==> flow/design.v <==
module unsigned_nonrestoring #(
    parameter int WIDTH = 32
) (
    input logic go,
    input logic[WIDTH-1:0] divisor,
    input logic[WIDTH-1:0] dividend,
    input logic clk, rst,
    output logic done,
    output logic[WIDTH-1:0] quotient,
    output logic[WIDTH-1:0] remainder,
    output logic divide_by_zero
);
typedef enum logic [1:0] {
    WAIT,
    COMPUTE,
    DONE
} state_t;
state_t next_state, state_R;
logic[WIDTH-1:0] Q_R, next_Q, quotient_R, next_quotient, remainder_R, next_remainder;
logic[WIDTH:0] A_R, next_A, B_R, next_B, B_twos_comp_R, next_B_twos_comp;
logic[$clog2(WIDTH):0] Count_R, next_Count;
logic done_R, next_done;
logic divide_by_zero_R, next_divide_by_zero;
assign done = done_R;
assign divide_by_zero = divide_by_zero_R;
assign quotient = quotient_R;
assign remainder = remainder_R;
always_ff @(posedge clk or posedge rst) begin
    if(rst) begin
        state_R <= WAIT;
        Q_R <= '0;
        A_R <= '0;
        B_R <= '0;
        B_twos_comp_R <= '0;
        Count_R <= '0;
        quotient_R <= '0;
        remainder_R <= '0;
        done_R <= 1'b0;
        divide_by_zero_R <= 1'b0;
    end
    else begin
        state_R <= next_state;
        Q_R <= next_Q;
        A_R <= next_A;
        B_R <= next_B;
        B_twos_comp_R <= next_B_twos_comp;
        Count_R <= next_Count;
        quotient_R <= next_quotient;
        remainder_R <= next_remainder;
        done_R <= next_done;
        divide_by_zero_R <= next_divide_by_zero;
    end
end 
logic[WIDTH:0] A_temp;
always_comb begin
    logic[WIDTH:0] one;
    one = 1;
    A_temp = '0;
    next_Q = Q_R;
    next_A = A_R;
    next_B = B_R;
    next_B_twos_comp = B_twos_comp_R;
    next_Count = Count_R;
    next_remainder = remainder_R;
    next_quotient = quotient_R;
    next_state = state_R;
    next_divide_by_zero = divide_by_zero_R;
    next_done = done_R;
    case(state_R)
        WAIT: begin
            if (go) begin
                if(divisor == 0) begin
                    next_state = DONE;
                    next_done = 1'b1;
                    next_divide_by_zero = 1'b1;
                end
                else begin
                    next_A = '0;
                    next_B = {1'b0,divisor};
                    next_B_twos_comp = ~next_B + one;
                    next_Q = dividend;
                    next_Count = WIDTH;
                    next_state = COMPUTE;
                end
            end
        end
        COMPUTE: begin
            if(A_R[WIDTH]) begin
                A_temp = {A_R[WIDTH-1:0], Q_R[WIDTH-1]};
                next_A = A_temp + B_R;
            end else begin
                A_temp = {A_R[WIDTH-1:0], Q_R[WIDTH-1]};
                next_A = A_temp + B_twos_comp_R;
            end
            next_Q = {Q_R[WIDTH-2:0],~next_A[WIDTH]};
            next_Count = Count_R - 1;
            if(next_Count == 0) begin 
                next_state = DONE;
                if(next_A[WIDTH]) next_remainder = next_A[WIDTH-1:0] + B_R;
                else next_remainder = next_A[WIDTH-1:0];
                next_quotient = next_Q[WIDTH-1:0];
                next_done = 1;
            end
        end
        DONE: begin
            next_done = 0;
            next_divide_by_zero = 1'b0;
            next_state = WAIT;
        end
    endcase
end
endmodule
# Tool chain data of unsigned_nonrestoring

Each step is given for the RTL above and for the edited RTL.
"before" refers to lines of the RTL above, "after" to lines of the edited file.
"change" is "after" less "before", of the values as shown; "relative change" is that difference over "before", in percent.
Cell names lack the library's common part.
Not given: -

Design top: unsigned_nonrestoring
Clock input: clk
Cell library: sky130hd
Library corner: tt_025C_1v80

# Diff

Unified diff, file above to edited file.
This change comes from a script, not from a designer. The edited design behaves differently; no optimisation was intended.

```diff
@@ -7,8 +7,10 @@
     input logic clk, rst,
     output logic done,
-    output logic[WIDTH-1:0] quotient,
+    output logic[WIDTH-1:0] quotient_ext,
     output logic[WIDTH-1:0] remainder,
     output logic divide_by_zero
 );
+logic [WIDTH-1:0] quotient;
+always_ff @(posedge clk) quotient_ext <= quotient;
 typedef enum logic [1:0] {
     WAIT,
```

# Elaborated design

Counts by Yosys on the flattened word-level netlist (proc, flatten, opt, wreduce; memories kept). Register bits leave out memories and registers merged into their read ports (data or address). Print and check cells are left out. Cells with the same type and inputs are merged into one.

Bit counts:

| what              | before | after | change | relative change (%) |
| bits in registers | 204    | 236   | +32    | +15.69 |
| input port bits   | 67     | 67    | 0      | 0.00 |

Operators by class:

| what                             | before | after | change | relative change (%) |
| $add $sub $neg                   | 5      | 5     | 0      | 0.00 |
| eq/ne operators                  | 6      | 6     | 0      | 0.00 |
| muxes and demuxes                | 21     | 21    | 0      | 0.00 |
| bitwise operators                | 3      | 3     | 0      | 0.00 |
| reductions and logical operators | 12     | 12    | 0      | 0.00 |

Operators by type and width:

| cell                                              | before | after | change | relative change (%) |
| two-way mux 33 bit                                | 4      | 4     | 0      | 0.00 |
| != test 2 bit (second input constant)             | 4      | 4     | 0      | 0.00 |
| AND reduction 3 bit                               | 4      | 4     | 0      | 0.00 |
| two-way mux 1 bit                                 | 3      | 3     | 0      | 0.00 |
| two-way mux 2 bit                                 | 3      | 3     | 0      | 0.00 |
| two-way mux 32 bit                                | 3      | 3     | 0      | 0.00 |
| two-way mux 6 bit                                 | 2      | 2     | 0      | 0.00 |
| NOT 1 bit                                         | 2      | 2     | 0      | 0.00 |
| nonzero test 2 bit                                | 2      | 2     | 0      | 0.00 |
| adder 32 bit                                      | 1      | 1     | 0      | 0.00 |
| adder 33 x 1 -> 33 bit (second input constant)    | 1      | 1     | 0      | 0.00 |
| adder 33 x 32 -> 33 bit                           | 1      | 1     | 0      | 0.00 |
| adder 33 bit                                      | 1      | 1     | 0      | 0.00 |
| == test 2 x 1 -> 1 bit (second input constant)    | 1      | 1     | 0      | 0.00 |
| == test 2 bit (second input constant)             | 1      | 1     | 0      | 0.00 |
| logical NOT 2 bit                                 | 1      | 1     | 0      | 0.00 |
| logical NOT 32 bit                                | 1      | 1     | 0      | 0.00 |
| logical NOT 6 bit                                 | 1      | 1     | 0      | 0.00 |
| NOT 32 -> 33 bit                                  | 1      | 1     | 0      | 0.00 |
| case mux 1 bit (select 2 bit)                     | 1      | 1     | 0      | 0.00 |
| case mux 1 bit (select 3 bit)                     | 1      | 1     | 0      | 0.00 |
| case mux 2 bit (select 3 bit)                     | 1      | 1     | 0      | 0.00 |
| case mux 32 bit (select 2 bit)                    | 1      | 1     | 0      | 0.00 |
| case mux 33 bit (select 2 bit)                    | 1      | 1     | 0      | 0.00 |
| case mux 6 bit (select 2 bit)                     | 1      | 1     | 0      | 0.00 |
| AND reduction 2 bit                               | 1      | 1     | 0      | 0.00 |
| AND reduction 4 bit                               | 1      | 1     | 0      | 0.00 |
| nonzero test 3 bit                                | 1      | 1     | 0      | 0.00 |
| subtractor 6 x 1 -> 6 bit (second input constant) | 1      | 1     | 0      | 0.00 |

# Longest topological paths

Longest topological path by Yosys (ltp), each cell counted once; first at word level (registers and memories cut), then after technology mapping (sequential cells cut; the memories' decode and read muxes count).

Depth:

| what                  | before | after | change | relative change (%) |
| word-level depth      | 5      | 5     | 0      | 0.00 |
| ABC_AREA              | 0      | 0     | -      | - |
| depth in mapped cells | 25     | 24    | -1     | -4.00 |

# Netlist

Yosys stat after the flow's synthesis: flattened, memories mapped to cells. It holds for the ABC_AREA given above (unset counts as 0); a run with the other value may have another netlist.

Mapped netlist:

| what                      | before  | after   | change | relative change (%) |
| cell count                | 1277    | 1385    | +108   | +8.46 |
| chip area (Yosys) (sq um) | 12423.2 | 13182.6 | +759.4 | +6.11 |
| mapped flip-flops         | 204     | 236     | +32    | +15.69 |
| buffer cells              | 55      | 61      | +6     | +10.91 |

Cells by type:

| cell     | before | after | change | relative change (%) |
| nand2_1  | 179    | 269   | +90    | +50.28 |
| mux2_2   | 93     | 61    | -32    | -34.41 |
| dfxtp_1  | 0      | 32    | +32    | - |
| o21ai_0  | 113    | 99    | -14    | -12.39 |
| a21o_1   | 30     | 40    | +10    | +33.33 |
| xnor2_1  | 46     | 38    | -8     | -17.39 |
| nand3_1  | 35     | 28    | -7     | -20.00 |
| nand4_1  | 4      | 11    | +7     | +175.00 |
| o21ai_1  | 26     | 32    | +6     | +23.08 |
| nor3_1   | 23     | 17    | -6     | -26.09 |
| a21oi_1  | 64     | 59    | -5     | -7.81 |
| inv_1    | 33     | 28    | -5     | -15.15 |
| a31oi_1  | 8      | 13    | +5     | +62.50 |
| clkbuf_1 | 36     | 40    | +4     | +11.11 |
| a22o_1   | 16     | 20    | +4     | +25.00 |
| o21bai_1 | 13     | 9     | -4     | -30.77 |
| and3_1   | 8      | 4     | -4     | -50.00 |
| a221o_1  | 4      | 0     | -4     | -100.00 |

Not every row of either side is listed.

# Path before layout

Path of least setup slack by OpenSTA after synthesis, without wires, with an ideal clock, recovery checks aside; 20% of the period is set as input and as output delay. Where synthesis merged equal registers, the netlist keeps one of their names.

Timing path post-synthesis:

| what                          | before                   | after                    | change | relative change (%) |
| kind                          | register to register     | register to register     | -      | - |
| start                         | register A_R[32]         | register A_R[32]         | -      | - |
| end                           | register remainder_R[31] | register remainder_R[28] | -      | - |
| clock period (ns)             | 6.0                      | 6.0                      | 0.0    | 0.00 |
| arrival time (ns)             | 5.339                    | 5.054                    | -0.285 | -5.34 |
| data required time (ns)       | 5.864                    | 5.918                    | +0.054 | +0.92 |
| slack (ns)                    | 0.525                    | 0.864                    | +0.339 | - |
| path delay (ns)               | 5.475                    | 5.136                    | -0.339 | -6.19 |
| stages                        | 25                       | 23                       | -2     | -8.00 |
| synthesis period reached (ns) | 5.475                    | 5.136                    | -0.339 | -6.19 |

"path delay" = arrival - input delay + setup time.
"stages": output pins that drive a net of the path, with the launching flip-flop's if there is one; two outputs of one cell count as two.
"synthesis period reached" = period - worst setup slack (recovery checks aside). The figure is calculated, with input and output delays left at 20% of the set period.
Between the ends stands the longest chain of elaborated cells between them, by number of cells; it is not shown to be the way that was timed. Of several equally long chains one is given.
Each line given opens the expression or statement behind the cell; cells for indexed reads and writes are added by Yosys, which also makes memories of some case tables.

On the way, post-synthesis, before:
Path through: dfrtp_1 > clkbuf_1 > clkbuf_1 > mux2_2 > ha_1 > a21o_1 > a2111oi_2 > o21ai_1 > o41ai_4 > o21ba_2 > o21ai_0 > a31oi_1 > xnor2_1 > ha_1 > inv_1 > nor2_1 > a221oi_1 > o2111ai_1 > a31oi_1 > o21bai_1 > a2111oi_0 > or4_1 > nand3_1 > xnor2_1 > o21ai_0
Length of the longest elaborated chain: 4
Elaborated cells on any way between the ends: 4
Source lines of those cells: 3

RTL lines, path post-synthesis, before:

| what               | line | RTL |
| start: declaration | 20   | `logic[WIDTH:0] A_R, next_A, B_R, next_B, B_twos_comp_R, next_B_twos_comp;` |
| start: assignment  | 32   | `A_R <= '0;` |
| start: assignment  | 44   | `A_R <= next_A;` |
| two-way mux 33 bit | 88   | `if(A_R[WIDTH]) begin` |
| two-way mux 33 bit | 69   | `case(state_R)` |
| adder 32 bit       | 99   | `if(next_A[WIDTH]) next_remainder = next_A[WIDTH-1:0] + B_R;` |
| two-way mux 32 bit | 99   |  |
| end: assignment    | 37   | `remainder_R <= '0;` |
| end: assignment    | 49   | `remainder_R <= next_remainder;` |
| end: declaration   | 19   | `logic[WIDTH-1:0] Q_R, next_Q, quotient_R, next_quotient, remainder_R, next_remainder;` |

On the way, post-synthesis, after:
Path through: dfrtp_1 > clkbuf_1 > buf_1 > mux2_2 > ha_1 > a21oi_1 > nor2_1 > a211o_1 > a41o_1 > a31oi_1 > o21ai_0 > xnor2_1 > ha_1 > a21oi_1 > o21bai_1 > a21o_1 > a21oi_1 > o21ai_0 > or3_1 > o221ai_1 > nor3_1 > or4_1 > a31oi_1
Length of the longest elaborated chain: 4
Elaborated cells on any way between the ends: 4
Source lines of those cells: 3

RTL lines, path post-synthesis, after:

| what               | line | RTL |
| start: declaration | 22   | `logic[WIDTH:0] A_R, next_A, B_R, next_B, B_twos_comp_R, next_B_twos_comp;` |
| start: assignment  | 34   | `A_R <= '0;` |
| start: assignment  | 46   | `A_R <= next_A;` |
| two-way mux 33 bit | 90   | `if(A_R[WIDTH]) begin` |
| two-way mux 33 bit | 71   | `case(state_R)` |
| adder 32 bit       | 101  | `if(next_A[WIDTH]) next_remainder = next_A[WIDTH-1:0] + B_R;` |
| two-way mux 32 bit | 101  |  |
| end: assignment    | 39   | `remainder_R <= '0;` |
| end: assignment    | 51   | `remainder_R <= next_remainder;` |
| end: declaration   | 21   | `logic[WIDTH-1:0] Q_R, next_Q, quotient_R, next_quotient, remainder_R, next_remainder;` |

# Worst path after layout

Path of least setup slack in the final report of each run of pair A (OpenROAD, finished layout, wires in). Where an end is a register, its clock arrival counts in the times.

Timing path after layout:

| what                    | before                   | after                    | change | relative change (%) |
| kind                    | register to register     | register to register     | -      | - |
| start                   | register A_R[32]         | register A_R[32]         | -      | - |
| end                     | register remainder_R[31] | register remainder_R[28] | -      | - |
| clock period (ns)       | 5.67                     | 5.67                     | 0.00   | 0.00 |
| arrival time (ns)       | 5.74                     | 5.89                     | +0.15  | +2.61 |
| data required time (ns) | 6.04                     | 6.14                     | +0.10  | +1.66 |
| slack (ns)              | 0.30                     | 0.24                     | -0.06  | - |
| stages                  | 24                       | 22                       | -2     | -8.33 |

Between the ends stands the longest chain of elaborated cells between them, by number of cells; it is not shown to be the way that was timed. Of several equally long chains one is given.

On the way, after layout, before:
Path through: dfrtp_2 > buf_4 > mux2_2 > ha_1 > o21ai_0 > a211o_1 > o21ai_2 > o41ai_4 > o21ba_2 > o21ai_1 > a31oi_1 > xnor2_1 > ha_1 > inv_1 > nor2_1 > a221oi_2 > o2111ai_1 > a31oi_2 > o21bai_4 > a2111oi_2 > or4_1 > nand3_1 > xnor2_1 > o21ai_0
Length of the longest elaborated chain: 4
Elaborated cells on any way between the ends: 4
Source lines of those cells: 3

RTL lines, path after layout, before:

| what               | line | RTL |
| start: declaration | 20   | `logic[WIDTH:0] A_R, next_A, B_R, next_B, B_twos_comp_R, next_B_twos_comp;` |
| start: assignment  | 32   | `A_R <= '0;` |
| start: assignment  | 44   | `A_R <= next_A;` |
| two-way mux 33 bit | 88   | `if(A_R[WIDTH]) begin` |
| two-way mux 33 bit | 69   | `case(state_R)` |
| adder 32 bit       | 99   | `if(next_A[WIDTH]) next_remainder = next_A[WIDTH-1:0] + B_R;` |
| two-way mux 32 bit | 99   |  |
| end: assignment    | 37   | `remainder_R <= '0;` |
| end: assignment    | 49   | `remainder_R <= next_remainder;` |
| end: declaration   | 19   | `logic[WIDTH-1:0] Q_R, next_Q, quotient_R, next_quotient, remainder_R, next_remainder;` |

On the way, after layout, after:
Path through: dfrtp_2 > buf_8 > buf_4 > mux2_2 > ha_1 > a21oi_1 > o21bai_1 > a21oi_1 > o21ai_0 > a31o_2 > a21oi_1 > o21bai_1 > xnor2_1 > buf_4 > ha_1 > nand4_1 > nor2_1 > a21boi_1 > o221ai_1 > nor4b_1 > or4_1 > a31oi_1
Length of the longest elaborated chain: 4
Elaborated cells on any way between the ends: 4
Source lines of those cells: 3

RTL lines, path after layout, after:

| what               | line | RTL |
| start: declaration | 22   | `logic[WIDTH:0] A_R, next_A, B_R, next_B, B_twos_comp_R, next_B_twos_comp;` |
| start: assignment  | 34   | `A_R <= '0;` |
| start: assignment  | 46   | `A_R <= next_A;` |
| two-way mux 33 bit | 90   | `if(A_R[WIDTH]) begin` |
| two-way mux 33 bit | 71   | `case(state_R)` |
| adder 32 bit       | 101  | `if(next_A[WIDTH]) next_remainder = next_A[WIDTH-1:0] + B_R;` |
| two-way mux 32 bit | 101  |  |
| end: assignment    | 39   | `remainder_R <= '0;` |
| end: assignment    | 51   | `remainder_R <= next_remainder;` |
| end: declaration   | 21   | `logic[WIDTH-1:0] Q_R, next_Q, quotient_R, next_quotient, remainder_R, next_remainder;` |

# Measured runs

Runs of the flow (Yosys, OpenROAD) on both versions; the two runs of a pair have the same settings. The constraints put input and output delay at 20% of the set period each and load the outputs with 0.01 pF.

Settings, pair A:
CORE_UTILIZATION: 40
period_ns: 5.67
CAP_MARGIN: 20
CORE_MARGIN: 2
SLEW_MARGIN: 20

Results, pair A:

| what                                      | before  | after   | change  | relative change (%) |
| area of the synthesized netlist (sq um)   | 12423.2 | 13182.6 | +759.4  | +6.11 |
| overall die area (sq um)                  | 32482.9 | 34425.1 | +1942.2 | +5.98 |
| standard-cell area after layout (sq um)   | 15244.6 | 16076.7 | +832.1  | +5.46 |
| utilization after routing (%)             | 49.8    | 49.4    | -0.4    | - |
| smallest setup slack (ns)                 | 0.302   | 0.245   | -0.057  | - |
| total negative slack (ns)                 | 0.000   | 0.000   | 0.000   | - |
| worst hold slack in the final report (ns) | 0.455   | 0.367   | -0.088  | - |
| period reached (ns)                       | 5.368   | 5.425   | +0.057  | +1.06 |

Settings, pair B:
CELL_PAD_IN_SITES_DETAIL_PLACEMENT: 0
CELL_PAD_IN_SITES_GLOBAL_PLACEMENT: 0
CORE_UTILIZATION: 62
CTS_CLUSTER_SIZE: 29
GPL_ROUTABILITY_DRIVEN: 1
GPL_TIMING_DRIVEN: 0
MAX_ROUTING_LAYER: met5
MIN_ROUTING_LAYER: met1
PLACE_DENSITY: 0.79
SETUP_SLACK_MARGIN: 0.57
TNS_END_PERCENT: 95
period_ns: 5.58
CAP_MARGIN: 20
CORE_MARGIN: 2
SLEW_MARGIN: 20

Results, pair B:

| what                                      | before  | after   | change  | relative change (%) |
| area of the synthesized netlist (sq um)   | 12423.2 | 13182.6 | +759.4  | +6.11 |
| overall die area (sq um)                  | 21186.3 | 22444.5 | +1258.2 | +5.94 |
| standard-cell area after layout (sq um)   | 16125.5 | 17018.8 | +893.3  | +5.54 |
| utilization after routing (%)             | 82.3    | 81.2    | -1.1    | - |
| smallest setup slack (ns)                 | 0.284   | 0.489   | +0.205  | - |
| total negative slack (ns)                 | 0.000   | 0.000   | 0.000   | - |
| worst hold slack in the final report (ns) | 0.480   | 0.370   | -0.110  | - |
| period reached (ns)                       | 5.296   | 5.091   | -0.205  | -3.87 |

By "period reached" is meant the clock period of the run minus its worst setup slack. This is arithmetic on one report: input and output delays are still those of the set period (20% each).
